==> flow/design.v <==
`timescale 1ns / 1ps
module clock #(parameter start_time = 0, parameter end_time = 100)(
    input wire in,
    input wire rst,
    output reg out,
    output wire rise
);
    reg [31:0] counter;
    assign rise = (counter >= (end_time >> 1)) & ~out;
    always @(posedge in) begin
        if (rst) begin
            counter <= start_time;
            out <= 1'b0;
        end else begin
            counter <= (counter >= (end_time >> 1)) ? 1 : counter + 1;
            out <= (counter >= (end_time >> 1)) ? ~out : out;
        end
    end
endmodule
`timescale 1ns / 1ps
module stopwatch(clk, rst, btnS, btnR, sw, an, seg);
input clk;
input rst;
input btnS, btnR;
input [7:0] sw;
output reg [3:0] an;
output reg [7:0] seg;
reg [3:0] seg_value;
wire [3:0] seg3, seg2, seg1, seg0;
reg adj_sec;
reg adj;
reg digits_on;
wire one_hz_clk;
wire two_hz_clk;
wire segment_clk;
wire blink_clk;
wire debounce_clk;
wire one_hz_rise;
wire two_hz_rise;
wire segment_rise;
wire blink_rise;
wire debounce_rise;
reg [31:0] sec_counter;
reg [1:0] seg_index;
clock #(.start_time(0), .end_time(200)) my_one_hz_clk(.in(clk), .rst(rst), .out(one_hz_clk), .rise(one_hz_rise));
clock #(.start_time(0), .end_time(100)) my_two_hz_clk(.in(clk), .rst(rst), .out(two_hz_clk), .rise(two_hz_rise));
clock #(.start_time(0), .end_time(4)) my_segment_clk(.in(clk), .rst(rst), .out(segment_clk), .rise(segment_rise));
clock #(.start_time(0), .end_time(20)) my_blink_clk(.in(clk), .rst(rst), .out(blink_clk), .rise(blink_rise));
clock #(.start_time(0), .end_time(10)) my_debounce_clk(.in(clk), .rst(rst), .out(debounce_clk), .rise(debounce_rise));
wire [1:0] next_index = seg_index + 2'd1;
assign seg0 = (sec_counter % 60)  % 10;
assign seg1 = (sec_counter % 60)  / 10;
assign seg2 = (sec_counter / 60)  % 10;
assign seg3 = (sec_counter / 600) % 10;
always @(*) begin
    case (next_index)
        0: seg_value = (digits_on || ~sw[1]) ? seg0 : 10;
        1: seg_value = (digits_on || ~sw[1]) ? seg1 : 10;
        2: seg_value = (digits_on ||  sw[1]) ? seg2 : 10;
        default: seg_value = (digits_on ||  sw[1]) ? seg3 : 10;
    endcase
end
always @(posedge clk) begin
    if (rst) begin
        adj_sec   <= 1'b0;
        adj       <= 1'b0;
        seg_index <= 2'd0;
        an        <= 4'b1111;
        seg       <= 8'b11111111;
    end else if (segment_rise) begin
        adj_sec   <= sw[1];
        adj       <= sw[0];
        seg_index <= next_index;
        an        <= ~(4'b0001 << next_index);
        case (seg_value)
            0: seg <= ~8'b11111100;
            1: seg <= ~8'b01100000;
            2: seg <= ~8'b11011010;
            3: seg <= ~8'b11110010;
            4: seg <= ~8'b01100110;
            5: seg <= ~8'b10110110;
            6: seg <= ~8'b10111110;
            7: seg <= ~8'b11100000;
            8: seg <= ~8'b11111110;
            9: seg <= ~8'b11110110;
            default: seg <= 8'b11111111;
        endcase
    end
end
reg [1:0] reset_state;
reg [2:0] pause_state;
reg stop_tick;
reg has_ticked_once;
wire [1:0] reset_sample = {btnR, reset_state[1]};
wire [2:0] pause_sample = {pause_state[2] && btnS, btnS, pause_state[1]};
always @(posedge clk) begin
    if (rst) begin
        reset_state     <= 2'b00;
        pause_state     <= 3'b000;
        stop_tick       <= 1'b0;
        has_ticked_once <= 1'b0;
        sec_counter     <= 32'd0;
    end else if (debounce_rise) begin
        if (reset_sample == 2'b11) begin
            reset_state <= 2'b00;
            pause_state <= pause_sample;
            sec_counter <= 0;
        end else if (pause_sample == 3'b011) begin
            reset_state <= reset_sample;
            pause_state <= 3'b100;
            stop_tick   <= ~stop_tick;
        end else begin
            reset_state <= reset_sample;
            pause_state <= pause_sample;
            if (adj ? two_hz_clk : one_hz_clk) begin
                if (~has_ticked_once && ~stop_tick) begin
                    has_ticked_once <= 1'b1;
                    if (adj && ~adj_sec) begin
                        sec_counter <= (sec_counter / 60 >= 99)
                                  ? (sec_counter % 60)
                                  : (sec_counter + 60);
                    end else if (adj) begin
                        sec_counter <= (sec_counter / 60) * 60 + ((sec_counter + 1) % 60);
                    end else begin
                        sec_counter <= sec_counter + 1;
                    end
                end
            end else has_ticked_once <= 1'b0;
        end
    end
end
always @(posedge clk) begin
    if (rst)
        digits_on <= 1'b0;
    else if (blink_rise)
        digits_on <= (~adj || ~digits_on);
end
endmodule
# Reports on stopwatch
# The steps from the RTL of stopwatch to its reports follow in flow order.
# Lines are those of the file above, counted from 1.
# Operators: Yosys type, input widths -> output width; for muxes data width and select width s.
# Library cell names are shortened.
# A cell with n/a has no value.
dict set report design {
  top_module {stopwatch}
  clk_port {clk}
  library {sky130hd}
  corner {tt_025C_1v80}
}

# Word-level counts
# Source: Yosys, flattened and elaborated, memories not mapped. Widths are those after wreduce. Registers that Yosys merges into a memory's read port (data or address) are not register bits. Print and check cells do not count. Equal cells are merged and count once.
# Yosys's memory passes give these memory sizes; they may raise the number of words (mostly to a power of two), join words into wider ones and drop unused or constant bits.
dict set report op_classes {
  addsub 9
  muxes 23
  equal 6
  compare 6
  reduce_and_logical 17
  bitwise 17
  n_div 8
  shifts 1
  n_mul 1
}
# op count
set op_table {}
lappend op_table {{$mod 32x4->32 const B} 3}
lappend op_table {{$mod 32x6->32 const B} 2}
lappend op_table {{$div 32x10->32 const B} 1}
lappend op_table {{$mux 32} 7}
lappend op_table {{$add 32x1->32 const B} 6}
lappend op_table {{$div 32x6->32 const B} 1}
lappend op_table {{$div 32x4->32 const B} 1}
lappend op_table {{$mul 32x4->30 const B} 1}
lappend op_table {{$ge 32x7->1 const B} 2}
lappend op_table {{$ge 32x2->1 const B} 1}
lappend op_table {{$ge 32x3->1 const B} 1}
lappend op_table {{$add 32x32->32} 1}
lappend op_table {{$ge 32x4->1 const B} 1}
lappend op_table {{$add 32x6->32 const B} 1}
lappend op_table {{$ge 32x6->1 const B} 1}
lappend op_table {{$mux 4} 4}
lappend op_table {{$not 1->1} 13}
lappend op_table {{$pmux 4 s3} 1}
lappend op_table {{$reduce_or 2->1} 5}
lappend op_table {{$reduce_and 4->1} 2}
lappend op_table {{$mux 1} 8}
lappend op_table {{$mux 3} 2}
lappend op_table {{$shl 1x2->4 const A} 1}
lappend op_table {{$eq 2x2->1 const B} 2}
lappend op_table {{$reduce_bool 2->1} 2}
lappend op_table {{$not 4->4} 1}
lappend op_table {{$and 1x1->1} 3}
lappend op_table {{$logic_and 1x1->1} 3}
# Not listed: further kinds 9, cells in them 11.
dict set report bits {
  input_bits 12
  elab_cells 115
  clocked_rd_ports_x_width 7
  out_inout_bits 12
  mem_count 1
  register_bits 221
  romBits 112
}
# memory size width read_ports wr line_no
set mem_list {}
lappend mem_list {{(name not given)} 16 7 1 0 75} ;# case (seg_value)

# Logic depth
# Yosys ltp: most cells in a row. Word level: on the elaborated netlist, between registers, memories and ports. Mapped: between sequential cells and ports; inverters and the memories' decode and read muxes count.
dict set report depth {
  word_depth 9
  abc_area 0
  mapped_depth 111
  depth_no_buf 103
}

# After synthesis
# Source: synth_stat.txt of the flow (Yosys; design flattened, memories mapped). It holds for the ABC_AREA given above (unset counts as 0); a run with the other value may have another netlist.
# Totals and module areas in this step are rounded.
# cell count type_area_um2
set types {}
lappend types {dfxtp_1 218 4.36E+03}
lappend types {xnor2_1 207 1.81E+03}
lappend types {a21oi_1 301 1.51E+03}
lappend types {nor2_1 402 1.51E+03}
lappend types {o21ai_0 276 1.38E+03}
lappend types {nand2_1 352 1.32E+03}
lappend types {ha_1 103 1.29E+03}
lappend types {fa_1 52 1.04E+03}
lappend types {nor3_1 157 785.754}
lappend types {inv_1 169 634.358}
lappend types {mux2i_1 61 610.586}
lappend types {nand3_1 119 595.571}
lappend types {a211oi_1 73 548.026}
lappend types {xor2_1 60 525.504}
lappend types {clkbuf_1 135 506.736}
lappend types {a21o_1 66 495.475}
lappend types {nor4_1 79 494.224}
lappend types {o211ai_1 61 457.939}
# Not listed: further types 120, cells in them 1304.
dict set report mapped {
  buffers 190
  mapped_area_um2 30300
  seqArea_um2 4360
  ff_cells 218
  mapped_cells 4195
}
# By module: a second synthesis without flattening, with its own total; a netlist apart from the flattened one above.
dict set report hier_totals {
  hier_cells 4263
  area_unflattened_um2 30800
}
# Rows give one instance, submodules left out.
# mod n_cells instances seq_area_um2 mod_area_um2
set modules {}
lappend modules {stopwatch 3941 1 1060 26500}
lappend modules {clock 73 1 661 907}
lappend modules {clock 64 1 661 885}
lappend modules {clock 68 1 661 876}
lappend modules {clock 60 1 661 853}
lappend modules {clock 57 1 661 846}

# Worst setup path after synthesis
# Path of least setup slack by OpenSTA after synthesis, without wires, with an ideal clock, recovery checks aside; 20% of the period is set as input and as output delay. Where synthesis merged equal registers, the netlist keeps one of their names.
dict set report synth_timing {
  path_kind {reg2reg}
  startpoint {reg sec_counter[3]}
  endpoint {reg sec_counter[31]}
  path_slack_ns 9.071
  clock_period_ns 30.0
  arrival_time_ns 20.801
  path_buffers 6
  launch_ns 0.000
  setup_ns 0.128
  required_time_ns 29.872
  driving_pins 106
  delay_ns 20.929
  period_less_setup_slack_ns 20.929
}
# "delay_ns" = arrival - input delay + setup time.
# "driving_pins": output pins that drive a net of the path, with the launching flip-flop's if there is one; two outputs of one cell count as two.
# "period_less_setup_slack_ns" is the clock period less the worst setup slack; recovery checks do not enter. This is arithmetic on one report: input and output delays are still those of the set period (20% each).
# The rows between start and end are the longest chain of elaborated cells between them; the timing report does not say that the signal goes this way. Where chains are equally long, one stands for them.
# A line is the first line of the expression or statement that the cell stems from. Yosys adds cells for indexed reads and writes and turns some case tables into memories.
# At most two assigning lines are given for a register; there are more.
dict set report synth_via {
  cell_sequence {dfxtp_1 > clkbuf_1 > inv_1 > ha_1 > nor4b_2 > nand4_1 > buf_2 > nor4_2 > o211ai_1 > xnor2_1 > clkbuf_1 > nand4_1 > nor3_1 > nor2_1 > maj3_1 > o21ai_1 > o21bai_1 > a211o_1 > [... 70 more ...] > o21bai_1 > a21o_1 > a21o_1 > a21oi_1 > nor2b_1 > o21a_1 > o21a_1 > o21a_1 > o21ai_0 > nand2b_1 > a21oi_1 > o21bai_1 > a21oi_1 > xnor2_1 > a221oi_1 > a211oi_1 > a21oi_1 > nor2_1}
  elab_chain_len 9
  cone_cells 15
  classes_between {3 x add/sub; 1 x mul; 3 x div; 1 x compare; 7 x mux}
}
# element line_no
set synth_lines {}
lappend synth_lines {{start, declared} 43} ;# reg [31:0] sec_counter;
lappend synth_lines {{start, assigned} 119} ;# sec_counter <= (sec_counter / 60 >= 99)
lappend synth_lines {{start, assigned} 123} ;# sec_counter <= (sec_counter / 60) * 60 + ((sec_counter + 1) % 60);
lappend synth_lines {{$div 32x6->32} 123}
lappend synth_lines {{$mul 32x4->30} 123}
lappend synth_lines {{$add 32x32->32} 123}
lappend synth_lines {{$mux 32} 122} ;# end else if (adj) begin
lappend synth_lines {{$mux 32} 118} ;# if (adj && ~adj_sec) begin
lappend synth_lines {{$mux 32} 116} ;# if (~has_ticked_once && ~stop_tick) begin
lappend synth_lines {{$mux 32} 115} ;# if (adj ? two_hz_clk : one_hz_clk) begin
lappend synth_lines {{$mux 32} 108} ;# end else if (pause_sample == 3'b011) begin
lappend synth_lines {{$mux 32} 104} ;# if (reset_sample == 2'b11) begin
lappend synth_lines {{end, assigned} 119}
lappend synth_lines {{end, assigned} 123}
lappend synth_lines {{end, declared} 43}

# Timing after layout
# From the final timing report of record 1: the path of least setup slack in the routed layout; clock arrival at registers is part of the times.
dict set report layout_timing {
  path_kind {reg2reg}
  startpoint {reg sec_counter[3]}
  endpoint {reg sec_counter[31]}
  required_time_ns 28.30
  path_slack_ns 2.44
  driving_pins 91
  launch_ns 0.55
  path_buffers 1
  clock_period_ns 27.9
  setup_ns 0.14
  arrival_time_ns 25.86
}
# The rows between start and end are the longest chain of elaborated cells between them; the timing report does not say that the signal goes this way. Where chains are equally long, one stands for them.
# At most two assigning lines are given for a register; there are more.
dict set report layout_via {
  cell_sequence {dfxtp_1 > inv_1 > ha_1 > nor4b_2 > buf_4 > nand4_1 > nor3_1 > a21oi_1 > inv_2 > or3_1 > nand4_1 > o31a_1 > o21ai_0 > nand2_1 > a311oi_1 > and4_1 > o21ai_0 > o32ai_1 > [... 55 more ...] > xnor2_1 > ha_1 > a21o_1 > a21oi_1 > nor2b_1 > o21a_1 > o21a_1 > o21a_1 > o21ai_0 > nand2b_1 > a21oi_1 > o21bai_1 > a21oi_1 > xnor2_1 > a221oi_1 > a211oi_1 > a21oi_1 > nor2_1}
  elab_chain_len 9
  cone_cells 15
  classes_between {3 x add/sub; 1 x mul; 3 x div; 1 x compare; 7 x mux}
}
# element line_no
set layout_lines {}
lappend layout_lines {{start, declared} 43} ;# reg [31:0] sec_counter;
lappend layout_lines {{start, assigned} 119} ;# sec_counter <= (sec_counter / 60 >= 99)
lappend layout_lines {{start, assigned} 123} ;# sec_counter <= (sec_counter / 60) * 60 + ((sec_counter + 1) % 60);
lappend layout_lines {{$div 32x6->32} 123}
lappend layout_lines {{$mul 32x4->30} 123}
lappend layout_lines {{$add 32x32->32} 123}
lappend layout_lines {{$mux 32} 122} ;# end else if (adj) begin
lappend layout_lines {{$mux 32} 118} ;# if (adj && ~adj_sec) begin
lappend layout_lines {{$mux 32} 116} ;# if (~has_ticked_once && ~stop_tick) begin
lappend layout_lines {{$mux 32} 115} ;# if (adj ? two_hz_clk : one_hz_clk) begin
lappend layout_lines {{$mux 32} 108} ;# end else if (pause_sample == 3'b011) begin
lappend layout_lines {{$mux 32} 104} ;# if (reset_sample == 2'b11) begin
lappend layout_lines {{end, assigned} 119}
lappend layout_lines {{end, assigned} 123}
lappend layout_lines {{end, declared} 43}

# Module stopwatch, platform sky130hd: 3 stored runs of the flow (Yosys, OpenROAD) with differing settings, in no particular order. Input and output delays are each 20% of the period that was set; the output load is 0.01 pF.
# By "timing.achieved_period_ns" is meant the clock period of the run minus its worst setup slack. This is arithmetic on one report: input and output delays are still those of the set period (20% each).
# "worst_path_time_ns" = time allowed to the worst setup path (clock period - input delay - output delay, where it has them) - its slack; a late launch clock adds to it, a late capture clock takes from it.
# Results are given in rounded form.
run="record 1" settings CORE_UTILIZATION=31 period_ns=27.9 CAP_MARGIN=20 CORE_MARGIN=2 SLEW_MARGIN=20
run="record 1" results timing.achieved_period_ns=25.462 utilization_frac=0.342 hold_ws_ns=0.465 tns_setup_ns=0.000 die_area_um2=100000 worst_path_time_ns=25.46 critical_path_type="reg2reg" post_synth_area_um2=30300 setup_worst_slack_ns=2.44 stdcell_area_um2=33100
run="record 2" settings ABC_AREA=1 CORE_ASPECT_RATIO=0.5 CORE_MARGIN=10 CORE_UTILIZATION=40 CTS_CLUSTER_DIAMETER=285 GPL_TIMING_DRIVEN=1 PLACE_DENSITY_LB_ADDON=0.0 SETUP_SLACK_MARGIN=1.71 SLEW_MARGIN=25 TNS_END_PERCENT=55 period_ns=18.6 CAP_MARGIN=20
run="record 2" results utilization_frac=0.595 tns_setup_ns=0.000 post_synth_area_um2=26700 worst_path_time_ns=17.78 critical_path_type="reg2reg" setup_worst_slack_ns=0.823 hold_ws_ns=0.457 timing.achieved_period_ns=17.777 stdcell_area_um2=39000 die_area_um2=78200
run="record 3" settings ABC_AREA=0 CAP_MARGIN=10 CELL_PAD_IN_SITES_DETAIL_PLACEMENT=1 CORE_ASPECT_RATIO=1.27 CORE_MARGIN=4 CORE_UTILIZATION=54 CTS_CLUSTER_DIAMETER=276 CTS_CLUSTER_SIZE=31 GPL_ROUTABILITY_DRIVEN=1 GPL_TIMING_DRIVEN=1 HOLD_SLACK_MARGIN=-0.09 MAX_ROUTING_LAYER="met4" MIN_ROUTING_LAYER="met2" PLACE_DENSITY_LB_ADDON=0.19 SETUP_SLACK_MARGIN=5.0 SLEW_MARGIN=25 TNS_END_PERCENT=85 period_ns=31.5
run="record 3" outcome="no final report: routing broke off with GRT-0232"
